==> flow/design.v <==
`timescale 1ns / 1ps
module uart_fifo #(
	parameter DATA_WIDTH = 8,
	parameter DATA_DEPTH = 8
)
(
	input wire aclk,
	input wire aresetn,
	input wire [DATA_WIDTH-1:0]s_axis_tdata,
	input wire s_axis_tvalid,
	output wire s_axis_tready,
	output wire [DATA_WIDTH-1:0]m_axis_tdata,
	output wire m_axis_tvalid,
	input wire m_axis_tready,
	output wire almost_empty,
	output wire almost_full
);
function integer clogb2;
    input [31:0]value;
    begin
        value = value - 1;
        for (clogb2 = 0; value > 0; clogb2 = clogb2 + 1) begin
            value = value >> 1;
        end
    end
endfunction
localparam RWIDTH = clogb2(DATA_DEPTH);
localparam CWIDTH = RWIDTH+1;
reg [DATA_WIDTH-1:0]data[DATA_DEPTH-1:0];
reg [RWIDTH-1:0]head;
reg [RWIDTH-1:0]tail;
reg [CWIDTH-1:0]count;
reg tready;
reg [DATA_WIDTH-1:0]tdata;
reg tvalid;
reg aempty;
reg afull;
wire wr_valid;
wire rd_valid;
integer i;
assign s_axis_tready = tready;
assign m_axis_tdata = tdata;
assign m_axis_tvalid = tvalid;
assign wr_valid = s_axis_tvalid & s_axis_tready;
assign rd_valid = m_axis_tvalid & m_axis_tready;
assign almost_empty = aempty;
assign almost_full = afull; 
always @(posedge aclk) begin
	if (aresetn == 1'b0) begin
		for (i = 0; i < DATA_DEPTH-1; i = i + 1) begin
			data[i] <= 0;
		end
		head <= 0;
		tail <= 0;
		count <= 0;
	end else begin
		case ({wr_valid,rd_valid})
		2'b00: begin
			head <= head;
			tail <= tail;
			count <= count;
		end
		2'b01: begin
			head <= head;
			tail <= tail + 1;
			count <= count - 1;
		end
		2'b10: begin
			data[head] <= s_axis_tdata;
			head <= head + 1;
			tail <= tail;
			count <= count + 1;
		end
		2'b11: begin
			data[head] <= s_axis_tdata;
			head <= head + 1;
			tail <= tail + 1;
			count <= count;
		end
		endcase
	end
end
always @(*) begin
	if (aresetn == 1'b0) begin
		tready <= 1'b0;
		tdata <= 0;
		tvalid <= 1'b0;
	end else begin
		tready <= (count < DATA_DEPTH) ? 1'b1 : 1'b0;
		tdata <= data[tail];
		tvalid <= (count > 0) ? 1'b1 : 1'b0;
	end
end
always @(*) begin
	if (aresetn == 1'b0) begin
		aempty <= 1'b0;
		afull <= 1'b0;
	end else begin
		aempty <= (count <= 1) ? 1'b1 : 1'b0;
		afull <= (count >= (DATA_DEPTH - 1)) ? 1'b1 : 1'b0;
	end
end
endmodule
`timescale 1ns / 1ps
module uart_prescaler
(
	input wire clk,
	input wire rst,
	input wire en,
	input wire [15:0]div,
	output wire stb,
	output wire half
);
reg [15:0]cnt;
reg stb_out;
reg half_out;
assign stb = stb_out;
assign half = half_out;
always @(posedge clk) begin
	if (rst == 1'b1) begin
		cnt <= 0;
	end else begin
		if (en == 1'b1) begin
			if (cnt == (div - 1)) begin
				cnt <= 0;
			end else begin
				cnt <= cnt + 1;
			end 
		end else begin
			cnt <= 0;
		end
	end
end
always @(*) begin
	if (rst == 1'b1) begin
		stb_out <= 1'b0;
	end else begin
		stb_out <= (cnt == (div - 1)) ? 1'b1 : 1'b0;
	end
end
always @(*) begin
	if (rst == 1'b1) begin
		half_out <= 1'b0;
	end else begin
		half_out <= (cnt == ({1'b0,div[15:1]} - 1)) ? 1'b1 : 1'b0;
	end
end
endmodule
`timescale 1ns / 1ps
module uart_rx #(
	parameter BAUD_PRESCALER = 12,	
	parameter PARITY = 0,
	parameter BYTE_SIZE = 8,
	parameter STOP_BITS = 0,
	parameter FIFO_DEPTH = 16
)
(
	input wire aclk,
	input wire aresetn,
	input wire [23:0]s_axis_config_tdata,
	input wire s_axis_config_tvalid,
	output wire s_axis_config_tready,
	output wire [15:0]m_axis_tdata,
	output wire [0:0]m_axis_tuser,
	output wire m_axis_tvalid,
	input wire m_axis_tready,
	input wire rxd,
	output wire rtsn
);
localparam STATE_IDLE = 0;
localparam STATE_START = 1;
localparam STATE_BYTE = 2;
localparam STATE_PAR = 3;
localparam STATE_STOP = 4;
localparam STATE_END = 5;
localparam PARITY_NONE = 3'd0;
localparam PARITY_EVEN = 3'd1;
localparam PARITY_ODD = 3'd2;
localparam PARITY_MARK = 3'd3;
localparam PARITY_SPACE = 3'd4;
localparam STOP_BITS_ONE = 1'd0;
localparam STOP_BITS_TWO = 1'd1;
reg [3:0]state;
reg [15:0]prescaler;
reg [2:0]parity;
reg [3:0]byte_size;
reg [0:0]stop_bits;
reg pre_en;
wire pre_stb;
wire pre_half;
reg [15:0]s_data;
reg s_valid;
wire s_ready;
reg [15:0]rx_data;
reg rx_par;
reg rx_par_rcv;
reg [7:0]byte_cnt;
reg [15:0]bit_cnt;
reg bit_rec;
reg parity_error;
wire afull;
(* IOB = "TRUE" *) reg rxd_in;
(* IOB = "TRUE" *) reg rtsn_out;
wire rx_fall;
wire rx_rise;
assign s_axis_config_tready = (state == STATE_IDLE) ? 1'b1 : 1'b0;
assign rtsn = rtsn_out;
always @(posedge aclk) begin
	if (aresetn == 1'b0) begin
		prescaler <= BAUD_PRESCALER;
		parity <= PARITY;
		byte_size <= BYTE_SIZE;
		stop_bits <= STOP_BITS;
	end else begin
		if ((s_axis_config_tvalid == 1'b1) && (s_axis_config_tready == 1'b1)) begin
			prescaler <= s_axis_config_tdata[15:0];
			parity <= s_axis_config_tdata[18:16];
			byte_size <= s_axis_config_tdata[22:19];
			stop_bits <= s_axis_config_tdata[23];
		end
	end
end
always @(posedge aclk) begin
	if (aresetn == 1'b0) begin
		rxd_in <= 1'b0;
		rtsn_out <= 1'b1;
	end else begin
		rxd_in <= rxd;
		rtsn_out <= (afull) ? 1'b1 : 1'b0;
	end
end
always @(posedge aclk) begin
	if (aresetn == 1'b0) begin
		bit_cnt <= 0;
	end else begin
		if (state != STATE_IDLE) begin
			if (pre_stb == 1'b1) begin
				bit_cnt <= 0;
			end else begin
				bit_cnt <= bit_cnt + rxd_in;
			end
		end else begin
			bit_cnt <= 0;
		end
	end
end
always @(*) begin
	if (aresetn == 1'b0) begin
		bit_rec <= 1'b0;
	end else begin
		bit_rec <= (bit_cnt >= {1'b0,prescaler[15:1]}) ? 1'b1 : 1'b0;
	end
end
always @(posedge aclk) begin
	if (aresetn == 1'b0) begin
		pre_en <= 1'b0;
		s_data <= 0;
		s_valid <= 1'b0;
		rx_data <= 0;
		byte_cnt <= 0;
		rx_par_rcv <= 1'b0;
		state <= STATE_IDLE;
	end else begin
		case (state)
		STATE_IDLE: begin
			if (rx_fall == 1'b1) begin
				pre_en <= 1'b1;
				state <= STATE_START;
			end else begin
				pre_en <= 1'b0;
			end
		end
		STATE_START: begin
			if (pre_stb == 1'b1) begin
				if (bit_rec == 1'b0) begin
					byte_cnt <= 0;
					rx_data <= 0;
					state <= STATE_BYTE;
				end else begin
					state <= STATE_IDLE;
				end
			end
		end
		STATE_BYTE: begin
			if (pre_stb == 1'b1) begin
				rx_data[byte_cnt] <= bit_rec;
				if (byte_cnt == (byte_size - 1)) begin
					if (parity == PARITY_NONE) begin
						state <= STATE_STOP;
					end else begin
						state <= STATE_PAR;
					end
				end else begin
					byte_cnt <= byte_cnt + 1;
				end
			end
		end
		STATE_PAR: begin
			if (pre_stb == 1'b1) begin
				rx_par_rcv <= bit_rec;
				state <= STATE_STOP;
			end
		end
		STATE_STOP: begin
			if (pre_half == 1'b1) begin
				state <= STATE_END;
			end
		end
		STATE_END: begin
			if (s_valid == 1'b0) begin
				s_valid <= 1'b1;
				s_data <= rx_data;
				if (rx_par != rx_par_rcv) begin
					parity_error <= 1'b1;
				end else begin
					parity_error <= 1'b0;
				end
			end else begin
				s_valid <= 1'b0;
				if (s_ready == 1'b1) begin
				end else begin
				end
				state <= STATE_IDLE;
			end
			pre_en <= 1'b0;
		end
		endcase
	end
end
always @(posedge aclk) begin
	if (aresetn == 1'b0) begin
		rx_par <= 1'b0;
	end else begin
		case (state)
		STATE_BYTE: begin
			if (pre_stb == 1'b1) begin
				case (parity)
				PARITY_EVEN: rx_par <= rx_par + bit_rec;
				PARITY_ODD: rx_par <= rx_par + bit_rec;
				default: rx_par <= rx_par;
				endcase
			end
		end
		STATE_PAR: begin
			rx_par <= rx_par;
		end
		STATE_STOP: begin
			rx_par <= rx_par;
		end
		default: begin
			case (parity)
			PARITY_EVEN: rx_par <= 1'b0;
			PARITY_ODD: rx_par <= 1'b1;
			PARITY_MARK: rx_par <= 1'b1;
			PARITY_SPACE: rx_par <= 1'b0;
			endcase
		end
		endcase
	end
end
uart_fifo #(
	.DATA_WIDTH(16+1),
	.DATA_DEPTH(FIFO_DEPTH)
) fifo_sync_inst (
	.aclk(aclk),
	.aresetn(aresetn),
	.s_axis_tdata({parity_error,s_data}),
	.s_axis_tvalid(s_valid),
	.s_axis_tready(s_ready),
	.m_axis_tdata({m_axis_tuser,m_axis_tdata}),
	.m_axis_tvalid(m_axis_tvalid),
	.m_axis_tready(m_axis_tready),
	.almost_full(afull)
);
uart_prescaler prescaler_inst (
	.clk(aclk),
	.rst(~aresetn),
	.en(pre_en),
	.div(prescaler),	
	.stb(pre_stb),
	.half(pre_half)
);
edge_detect #(
	.ZERO_DELAY("TRUE")
) edge_detect_inst (
	.clk(aclk),
	.sig(rxd_in),
	.fall(rx_fall),
	.rise(rx_rise)
);
endmodule
module edge_detect #(
	parameter ZERO_DELAY = "FALSE"
)
(
	input wire clk,
	input wire sig,
	output wire fall,
	output wire rise
);
reg [1:0]sig_ff;
reg fall_out;
reg rise_out;
assign fall = fall_out;
assign rise = rise_out;
always @(posedge clk) begin
	sig_ff[0] <= sig;
	sig_ff[1] <= sig_ff[0];
end
generate if (ZERO_DELAY == "FALSE") begin
	always @(posedge clk) begin
		if (sig_ff[0] & ~sig_ff[1]) begin
			rise_out <= 1'b1;
		end else begin
			rise_out <= 1'b0;
		end
		if (~sig_ff[0] & sig_ff[1]) begin
			fall_out <= 1'b1;
		end else begin
			fall_out <= 1'b0;
		end
	end
end else begin
	always @(sig, sig_ff[0]) begin
		rise_out <= sig & ~sig_ff[0];
		fall_out <= ~sig & sig_ff[0];
	end
end endgenerate
endmodule
`timescale 1ns / 1ps
module uart_tx #(
	parameter BAUD_PRESCALER = 12,
	parameter PARITY = 0,
	parameter BYTE_SIZE = 8,
	parameter STOP_BITS = 0,
	parameter FIFO_DEPTH = 16
)
(
	input wire aclk,
	input wire aresetn,
	input wire [23:0]s_axis_config_tdata,
	input wire s_axis_config_tvalid,
	output wire s_axis_config_tready,
	input wire [15:0]s_axis_tdata,
	input wire s_axis_tvalid,
	output wire s_axis_tready,
	output wire txd,
	input wire ctsn 
);
localparam PARITY_NONE = 3'd0;
localparam PARITY_EVEN = 3'd1;
localparam PARITY_ODD = 3'd2;
localparam PARITY_MARK = 3'd3;
localparam PARITY_SPACE = 3'd4;
localparam STOP_BITS_ONE = 1'd0;
localparam STOP_BITS_TWO = 1'd1;
localparam STATE_IDLE = 0;
localparam STATE_START = 1;
localparam STATE_BYTE = 2;
localparam STATE_PAR = 3;
localparam STATE_STOP = 4;
localparam STATE_END = 5;
reg [3:0]state;
reg [15:0]prescaler;
reg [2:0]parity;
reg [3:0]byte_size;
reg [0:0]stop_bits;
wire [15:0]m_data;
wire m_valid;
reg m_ready;
reg [15:0]counter;
reg pre_en;
wire pre_stb;
reg [15:0]tx_data;
reg tx_par;
(* IOB = "TRUE" *) reg txd_out;
assign txd = txd_out;
assign s_axis_config_tready = (state == STATE_IDLE) ? 1'b1 : 1'b0;
always @(posedge aclk) begin
	if (aresetn == 1'b0) begin
		prescaler <= BAUD_PRESCALER;
		parity <= PARITY;
		byte_size <= BYTE_SIZE;
		stop_bits <= STOP_BITS;
	end else begin
		if ((s_axis_config_tvalid == 1'b1) && (s_axis_config_tready == 1'b1)) begin
			prescaler <= s_axis_config_tdata[15:0];
			parity <= s_axis_config_tdata[18:16];
			byte_size <= s_axis_config_tdata[22:19];
			stop_bits <= s_axis_config_tdata[23];
		end
	end
end
always @(posedge aclk) begin
	if (aresetn <= 1'b0) begin
		txd_out <= 1'b0;
	end else begin
		case (state)
		STATE_IDLE: begin
			txd_out <= 1'b1;
		end
		STATE_START: begin
			txd_out <= 1'b0;
		end
		STATE_BYTE: begin
			txd_out <= tx_data[0];
		end
		STATE_PAR: begin
			txd_out <= tx_par;
		end
		STATE_STOP: begin
			txd_out <= 1'b1;
		end
		STATE_END: begin
			txd_out <= 1'b1;
		end
		default: begin
			txd_out <= 1'b1;
		end
		endcase
	end
end
always @(posedge aclk) begin
	if (aresetn == 1'b0) begin
		pre_en <= 1'b0;
		m_ready <= 1'b0;
		tx_data <= 0;
		counter <= 0;
		state <= STATE_IDLE;
	end else begin
		case (state)
		STATE_IDLE: begin
			if (m_ready == 1'b0) begin
				if (ctsn == 1'b0) begin
					m_ready <= 1'b1;
				end
			end else begin
				if (m_valid == 1'b1) begin
					m_ready <= 1'b0;
					tx_data <= m_data;
					counter <= 0;
					pre_en <= 1'b1;
					state <= STATE_START;
				end
			end
		end
		STATE_START: begin
			if (pre_stb == 1'b1) begin
				state <= STATE_BYTE;
			end
		end
		STATE_BYTE: begin
			if (pre_stb == 1'b1) begin
				tx_data[14:0] <= tx_data[15:1];
				if (counter == (byte_size - 1)) begin
					counter <= 0;
					if (parity == PARITY_NONE) begin
						state <= STATE_STOP;
					end else begin
						state <= STATE_PAR;
					end
				end else begin
					counter <= counter + 1;
				end
			end
		end
		STATE_PAR: begin
			if (pre_stb == 1'b1) begin
				state <= STATE_STOP;
			end
		end
		STATE_STOP: begin
			if (pre_stb == 1'b1) begin
				case (stop_bits)
				STOP_BITS_ONE: begin
					state <= STATE_END;
				end
				STOP_BITS_TWO: begin
					if (counter == 1) begin
						counter <= 0;
						state <= STATE_END;
					end else begin
						counter <= counter + 1;
					end
				end
				endcase
			end
		end
		STATE_END: begin
			if (m_ready == 1'b0) begin
				pre_en <= 1'b0;
				m_ready <= 1'b1;
			end else begin
				m_ready <= 1'b0;
				if (m_valid == 1'b1) begin
					tx_data <= m_data;
					pre_en <= 1'b1;
					state <= STATE_START;
				end else begin
					state <= STATE_IDLE;
				end
			end
		end
		default: begin
			state <= STATE_IDLE;
		end		
		endcase
	end
end
always @(posedge aclk) begin
	if (aresetn == 1'b0) begin
		tx_par <= 1'b0;
	end else begin
		case (state)
		STATE_BYTE: begin
			if (pre_stb == 1'b1) begin
				case (parity)
				PARITY_EVEN: tx_par <= tx_par + tx_data[0];
				PARITY_ODD: tx_par <= tx_par + tx_data[0];
				default: tx_par <= tx_par;
				endcase
			end
		end
		STATE_PAR: begin
			tx_par <= tx_par;
		end
		default: begin
			case (parity)
			PARITY_EVEN: tx_par <= 1'b0;
			PARITY_ODD: tx_par <= 1'b1;
			PARITY_MARK: tx_par <= 1'b1;
			PARITY_SPACE: tx_par <= 1'b0;
			endcase
		end
		endcase
	end
end
uart_fifo #(
	.DATA_WIDTH(16),
	.DATA_DEPTH(FIFO_DEPTH)
) fifo_sync_inst (
	.aclk(aclk),
	.aresetn(aresetn),
	.s_axis_tdata(s_axis_tdata),
	.s_axis_tvalid(s_axis_tvalid),
	.s_axis_tready(s_axis_tready),
	.m_axis_tdata(m_data),
	.m_axis_tvalid(m_valid),
	.m_axis_tready(m_ready)
);
uart_prescaler prescaler_inst (
	.clk(aclk),
	.rst(~aresetn),
	.en(pre_en),
	.div(prescaler),	
	.stb(pre_stb)
);
endmodule
`timescale 1ns / 1ps
module axis_uart_v1_0 #(
	parameter integer BAUD_PRESCALER = 10,	 
	parameter integer PARITY = 0, 			 
	parameter integer BYTE_SIZE = 8, 		 
	parameter integer STOP_BITS = 0, 		 
	parameter integer FIFO_DEPTH = 16,		 
	parameter integer FLOW_CONTROL = 1,		 
	parameter integer DYNAMIC_CONFIG = 1	 
)
(
	input wire aclk,
	input wire aresetn,
	input wire [23:0]s_axis_config_tdata,	 
	input wire s_axis_config_tvalid,
	output wire s_axis_config_tready,
	input wire [15:0]s_axis_tdata,
	input wire s_axis_tvalid,
	output wire s_axis_tready,
	output wire [15:0]m_axis_tdata,
	output wire m_axis_tuser,				 
	output wire m_axis_tvalid,
	input wire m_axis_tready,
	output wire tx,
	input wire rx,
	output wire rts,						 
	input wire cts							 
);
wire s_axis_config_tx_tready;
wire s_axis_config_rx_tready;
assign s_axis_config_tready = (DYNAMIC_CONFIG) ? s_axis_config_tx_tready & s_axis_config_rx_tready : 1'b0;
uart_tx #(
	.BAUD_PRESCALER(BAUD_PRESCALER),
	.PARITY(PARITY),
	.BYTE_SIZE(BYTE_SIZE),
	.STOP_BITS(STOP_BITS),
	.FIFO_DEPTH(FIFO_DEPTH)
) uart_tx_inst (
	.aclk(aclk),
	.aresetn(aresetn),
	.s_axis_config_tdata(s_axis_config_tdata),
	.s_axis_config_tvalid((DYNAMIC_CONFIG) ? (s_axis_config_tvalid & s_axis_config_rx_tready) : 1'b0),
	.s_axis_config_tready(s_axis_config_tx_tready),
	.s_axis_tdata(s_axis_tdata),
	.s_axis_tvalid(s_axis_tvalid),
	.s_axis_tready(s_axis_tready),
	.txd(tx),
	.ctsn(FLOW_CONTROL ? cts : 1'b0)
);
uart_rx #(
	.BAUD_PRESCALER(BAUD_PRESCALER),
	.PARITY(PARITY),
	.BYTE_SIZE(BYTE_SIZE),
	.STOP_BITS(STOP_BITS),
	.FIFO_DEPTH(FIFO_DEPTH)
) uart_rx_inst (
	.aclk(aclk),
	.aresetn(aresetn),
	.s_axis_config_tdata(s_axis_config_tdata),
	.s_axis_config_tvalid((DYNAMIC_CONFIG) ? (s_axis_config_tvalid & s_axis_config_tx_tready) : 1'b0),
	.s_axis_config_tready(s_axis_config_rx_tready),
	.m_axis_tdata(m_axis_tdata),
	.m_axis_tuser(m_axis_tuser),
	.m_axis_tvalid(m_axis_tvalid),
	.m_axis_tready(m_axis_tready),
	.rxd(rx),
	.rtsn(rts)
);
endmodule
; Step by step through the tools: axis_uart_v1_0
; Tool output for the design above before and after an edit, in the order of the flow.
; Lines under "orig" count in the file above, lines under "edited" in the edited file.
; "change": "edited" minus "orig" as printed here.
; Library cell names are shortened.
; Not given: --
[setup]
design = axis_uart_v1_0
clk_port = aclk
cell_library = sky130hd
pvt_corner = tt_025C_1v80

; The edit
; Unified diff, file above to edited file.
; The edited RTL no longer does the same as the RTL above: the edit was made by script, with no optimisation intended.
; begin of diff
@@ -373,4 +373,6 @@
 	.almost_full(afull)
 );
+wire pre_stb_0, pre_stb_1;
+wire pre_half_0, pre_half_1;
 uart_prescaler prescaler_inst (
 	.clk(aclk),
@@ -378,7 +380,11 @@
 	.en(pre_en),
 	.div(prescaler),	
-	.stb(pre_stb),
-	.half(pre_half)
-);
+	.stb(pre_stb_0),
+	.half(pre_half_0)
+);
+uart_prescaler prescaler_inst_alt (.clk(aclk), .rst(~aresetn), .en(~pre_en), .div(prescaler),
+    .stb(pre_stb_1), .half(pre_half_1));
+assign pre_stb = pre_stb_0 ^ pre_stb_1;
+assign pre_half = pre_half_0 ^ pre_half_1;
 edge_detect #(
 	.ZERO_DELAY("TRUE")
; end of diff

; After elaboration
; Counts by Yosys on the flattened word-level netlist (proc, flatten, opt, wreduce; memories kept). Print and check cells are left out.
; Memory sizes are those after Yosys's memory passes, which may raise the word count (mostly to a power of two), join words into wider ones and drop unused or constant bits.
[word_totals]
columns = element, orig, edited, change
row1 = ff_bits, 213, 229, 16
row2 = ram_bits, 528, 528, 0
row3 = memories, 2, 2, 0
row4 = input_bits, 47, 47, 0
row5 = output_inout_bits, 22, 22, 0
row6 = wordCells, 323, 332, 9
[op_classes]
columns = element, orig, edited, change
row1 = addsub, 21, 22, 1
row2 = n_cmp, 7, 7, 0
row3 = equal, 58, 58, 0
row4 = n_shift, 2, 2, 0
row5 = mux, 120, 124, 4
row6 = bitwise, 22, 24, 2
row7 = reduce_logical, 55, 56, 1
[op_table]
columns = cell, orig, edited, change
row1 = 1-bit 2-to-1 mux, 44, 48, 4
row2 = 2-bit inequality test (second input constant), 15, 11, -4
row3 = 2-bit by 1-bit inequality test with 1-bit output (second input constant), 10, 12, 2
row4 = 16-bit by 32-bit equality test with 1-bit output, 4, 6, 2
row5 = 1-bit XOR, 0, 2, 2
row6 = 3-bit OR reduction, 7, 8, 1
row7 = 16-bit by 1-bit adder with 16-bit output (second input constant), 3, 4, 1
; Unchanged operator kinds not shown: 68.

; Longest topological paths
; Depth = most cells in a row (Yosys ltp): at word level without a register or memory, in the mapped netlist without a sequential cell, where the memories' decode and read muxes count.
[depth]
columns = element, orig, edited, change
row1 = word_depth, 9, 9, 0
row2 = ABC_AREA, 0, 0, --
row3 = depth_mapped, 15, 16, 1
row4 = mapped_depth_nobuf, 13, 13, 0

; Netlist
; The flow's flattened synthesis, as Yosys stat reports it; memories are mapped. The netlist is that of the ABC_AREA named above (0 if unset); the other value can give another one.
[synth_totals]
columns = element, orig, edited, change
row1 = mapped_cells, 2918, 3093, 175
row2 = mapped_area_um2, 35871.9, 37124.4, 1252.5
row3 = seq_area_um2, 20309.5, 20629.8, 320.3
row4 = ff_cells, 750, 766, 16
row5 = n_buf, 201, 220, 19
[types]
columns = type, orig, edited, change
row1 = nor2_1, 170, 210, 40
row2 = nand3_1, 56, 88, 32
row3 = xor2_1, 60, 88, 28
row4 = nand2_1, 205, 232, 27
row5 = xnor2_1, 71, 94, 23
row6 = nand4_1, 52, 29, -23
row7 = mux2i_1, 25, 6, -19
row8 = o21ai_1, 21, 2, -19
row9 = o211ai_1, 6, 24, 18
row10 = a311oi_1, 2, 20, 18
row11 = dfxtp_1, 221, 237, 16
row12 = inv_1, 70, 54, -16
row13 = and3_1, 19, 33, 14
row14 = or3_1, 27, 14, -13
row15 = buf_1, 21, 33, 12
row16 = a21oi_1, 138, 128, -10
row17 = a31o_2, 13, 3, -10
row18 = and2_1, 526, 518, -8
; Unchanged cell types not shown: 11.
; Not every row of either side is listed.
; The figures by module come from a second, unflattened synthesis with its own total; it is not the netlist above.
[unflattened]
columns = element, orig, edited, change
row1 = hier_cells, 3345, 3528, 183
row2 = hier_area_um2, 37464.7, 38886.0, 1421.3
; Rows give one instance, submodules left out.
[by_module_orig]
columns = mod, instances, cells, mod_area_um2, seq_area_um2
row1 = uart_fifo, 1, 973, 13518.0, 8508.2
row2 = uart_fifo, 1, 925, 12677.2, 8027.7
row3 = uart_rx, 1, 596, 4719.5, 1791.7
row4 = uart_prescaler, 2, 231, 1746.7, 320.3
row5 = uart_tx, 1, 383, 3002.9, 1321.3
row6 = edge_detect, 1, 3, 35.0, 20.0
row7 = axis_uart_v1_0, 1, 3, 18.8, 0.0
[by_module_edited]
columns = mod, instances, cells, mod_area_um2, seq_area_um2
row1 = uart_fifo, 1, 973, 13518.0, 8508.2
row2 = uart_fifo, 1, 925, 12677.2, 8027.7
row3 = uart_prescaler, 3, 231, 1746.7, 320.3
row4 = uart_rx, 1, 548, 4394.2, 1791.7
row5 = uart_tx, 1, 383, 3002.9, 1321.3
row6 = edge_detect, 1, 3, 35.0, 20.0
row7 = axis_uart_v1_0, 1, 3, 18.8, 0.0

; Path before layout
; OpenSTA on the mapped netlist: ideal clock, no wires. The path of least setup slack (recovery checks aside). Input and output delay are each 20% of the period. Register names are those of the netlist, which keeps one name where synthesis merged equal registers.
[synth_path]
columns = element, orig, edited, change
row1 = path_type, input-to-reg, input-to-reg, --
row2 = startpoint, input port aresetn, input port aresetn, --
row3 = endpoint, memory uart_rx_inst.fifo_sync_inst.data[4][0], memory uart_tx_inst.fifo_sync_inst.data[5][0], --
row4 = tclk_ps, 8000, 8000, 0
row5 = input_delay_ps, 1600, 1600, 0
row6 = setup_time_ps, 415, 411, -4
row7 = t_first_pin_ps, 1600, 1600, 0
row8 = t_arrival_ps, 4286, 4615, 329
row9 = t_required_ps, 7585, 7589, 4
row10 = path_slack_ps, 3299, 2974, -325
row11 = path_delay_ps, 3101, 3426, 325
row12 = path_stages, 11, 12, 1
row13 = path_buffers, 2, 3, 1
row14 = period_less_setup_slack_ps, 4701, 5026, 325
; "path_delay_ps" = arrival - input delay + setup time.
; "path_stages": output pins that drive a net of the path, with the launching flip-flop's if there is one; two outputs of one cell count as two.
; "period_less_setup_slack_ps" = period - worst setup slack (recovery checks aside). The figure is calculated, with input and output delays left at 20% of the set period.
; Between the ends stands the longest chain of elaborated cells between them, by number of cells; it is not shown to be the way that was timed. Of several equally long chains one is given.
; A line is the first line of the expression or statement that the cell stems from. Yosys adds cells for indexed reads and writes and turns some case tables into memories.
; orig: The path ends at the enable pin of a flip-flop; only ways to that pin are counted.
[synth_between_orig]
cell_sequence = inv_1 clkbuf_1 a21oi_1 and2_1 clkbuf_1 inv_1 ha_1 nor2_1 nor2_1 nand2_1 o21ai_0
elab_chain_cells = 7
cone_cells = 16
cone_lines = 5
classes_between = 3 x eq/ne; 7 x mux; 3 x logic; 3 x reduce/logical
[synth_rtl_orig]
columns = element, line_no
row1 = from (decl), 671  ; input wire aresetn,
row2 = 1-bit 2-to-1 mux, 84  ; if (aresetn == 1'b0) begin
row3 = 1-bit AND, 45  ; assign rd_valid = m_axis_tvalid & m_axis_tready;
row4 = 2-bit equality test, 57  ; case ({wr_valid,rd_valid})
row5 = 3-bit OR reduction, --
row6 = 1-bit case mux with 2-bit select, 57
row7 = 1-bit 2-to-1 mux, 49  ; if (aresetn == 1'b0) begin
row8 = 1-bit OR, --
row9 = to (decl), 29  ; reg [DATA_WIDTH-1:0]data[DATA_DEPTH-1:0];
; Nets of the timed path that keep an RTL name, with a line that drives or declares them; the list need not be complete.
[synth_named_nets_orig]
columns = net, line_no
row1 = m_axis_tvalid, 84
; edited: The path ends at the enable pin of a flip-flop; only ways to that pin are counted.
[synth_between_edited]
cell_sequence = clkbuf_1 clkinv_1 clkbuf_1 clkbuf_1 nor2_1 nand2_1 inv_1 ha_1 nor2_1 nor2_1 nand2_1 o21ai_0
elab_chain_cells = 7
cone_cells = 16
cone_lines = 5
classes_between = 3 x eq/ne; 7 x mux; 3 x logic; 3 x reduce/logical
[synth_rtl_edited]
columns = element, line_no
row1 = from (decl), 677  ; input wire aresetn,
row2 = 1-bit 2-to-1 mux, 84  ; if (aresetn == 1'b0) begin
row3 = 1-bit AND, 44  ; assign wr_valid = s_axis_tvalid & s_axis_tready;
row4 = 2-bit equality test, 57  ; case ({wr_valid,rd_valid})
row5 = 3-bit OR reduction, --
row6 = 1-bit case mux with 2-bit select, 57
row7 = 1-bit 2-to-1 mux, 49  ; if (aresetn == 1'b0) begin
row8 = 1-bit OR, --
row9 = to (decl), 29  ; reg [DATA_WIDTH-1:0]data[DATA_DEPTH-1:0];
[synth_named_nets_edited]
columns = net, line_no
row1 = s_axis_tready, 84

; Worst path after layout
; From the final timing report of each run of pair 1: the path of least setup slack in the routed layout; clock arrival at registers is part of the times.
; The path's times are printed in steps of 10 ps; the period is the one set.
[layout_path]
columns = element, orig, edited, change
row1 = path_type, reg-to-output, reg-to-output, --
row2 = startpoint, register (name not given), register (name not given), --
row3 = endpoint, output port m_axis_tdata[14], output port m_axis_tdata[9], --
row4 = tclk_ps, 5790, 5790, 0
row5 = out_delay_ps, 1160, 1160, 0
row6 = t_first_pin_ps, 650, 640, -10
row7 = t_arrival_ps, 3710, 3620, -90
row8 = t_required_ps, 4630, 4630, 0
row9 = path_slack_ps, 930, 1010, 80
row10 = path_stages, 6, 6, 0
row11 = path_buffers, 2, 2, 0
[layout_between_orig]
cell_sequence = dfxtp_4 buf_4 mux4_2 mux4_2 and2_1 clkdlybuf4s50_1
[layout_rtl_orig]
columns = element, line_no
row1 = to (decl), 678  ; output wire [15:0]m_axis_tdata,
; orig: Chain of elaborated cells between the ends: none given.
[layout_between_edited]
cell_sequence = dfxtp_4 buf_4 mux4_2 mux4_2 and2_1 clkdlybuf4s50_1
[layout_rtl_edited]
columns = element, line_no
row1 = to (decl), 684  ; output wire [15:0]m_axis_tdata,
; edited: Chain of elaborated cells between the ends: none given.

; Flow runs
; Runs of the flow (Yosys, OpenROAD) on both versions; the two runs of a pair have the same settings. The constraints put input and output delay at 20% of the set period each and load the outputs with 0.01 pF.
[settings_pair_1]
CORE_UTILIZATION = 40
period_ns = 5.79
CAP_MARGIN = 20
CORE_MARGIN = 2
SLEW_MARGIN = 20
[results_pair_1]
columns = element, orig, edited, change
row1 = synth_area_um2, 35871.9, 37124.4, 1252.5
row2 = design.die.area_um2, 92091.0, 95264.8, 3173.8
row3 = finish.stdcell_area_um2, 40406.3, 41905.2, 1498.9
row4 = utilization_frac, 0.456, 0.456, 0.000
row5 = setup_worst_slack_ps, 926, 1015, 89
row6 = hold_worst_slack_ps, 452, 428, -24
row7 = power_mw, 14.141, 14.703, 0.562
row8 = achievedPeriod_ps, 4864, 4775, -89
[settings_pair_2]
CELL_PAD_IN_SITES_GLOBAL_PLACEMENT = 2
CORE_UTILIZATION = 52
CTS_CLUSTER_SIZE = 60
GPL_TIMING_DRIVEN = 0
PLACE_DENSITY = 0.84
SETUP_SLACK_MARGIN = 0.28
SLEW_MARGIN = 30
period_ns = 4.96
CAP_MARGIN = 20
CORE_MARGIN = 2
[results_pair_2]
columns = element, orig, edited, change
row1 = synth_area_um2, 35871.9, 37124.4, 1252.5
row2 = design.die.area_um2, 71102.2, 73546.7, 2444.5
row3 = finish.stdcell_area_um2, 40855.4, 42270.5, 1415.1
row4 = utilization_frac, 0.597, 0.6, 0.003
row5 = setup_worst_slack_ps, 340, 395, 55
row6 = hold_worst_slack_ps, 381, 387, 6
row7 = power_mw, 16.350, 17.266, 0.916
row8 = achievedPeriod_ps, 4620, 4565, -55
; "achievedPeriod_ps" means the clock period less the worst setup slack. The figure is calculated, with input and output delays left at 20% of the set period.
; "power_mw": no workload was simulated; the value follows from the tool's default switching activity.
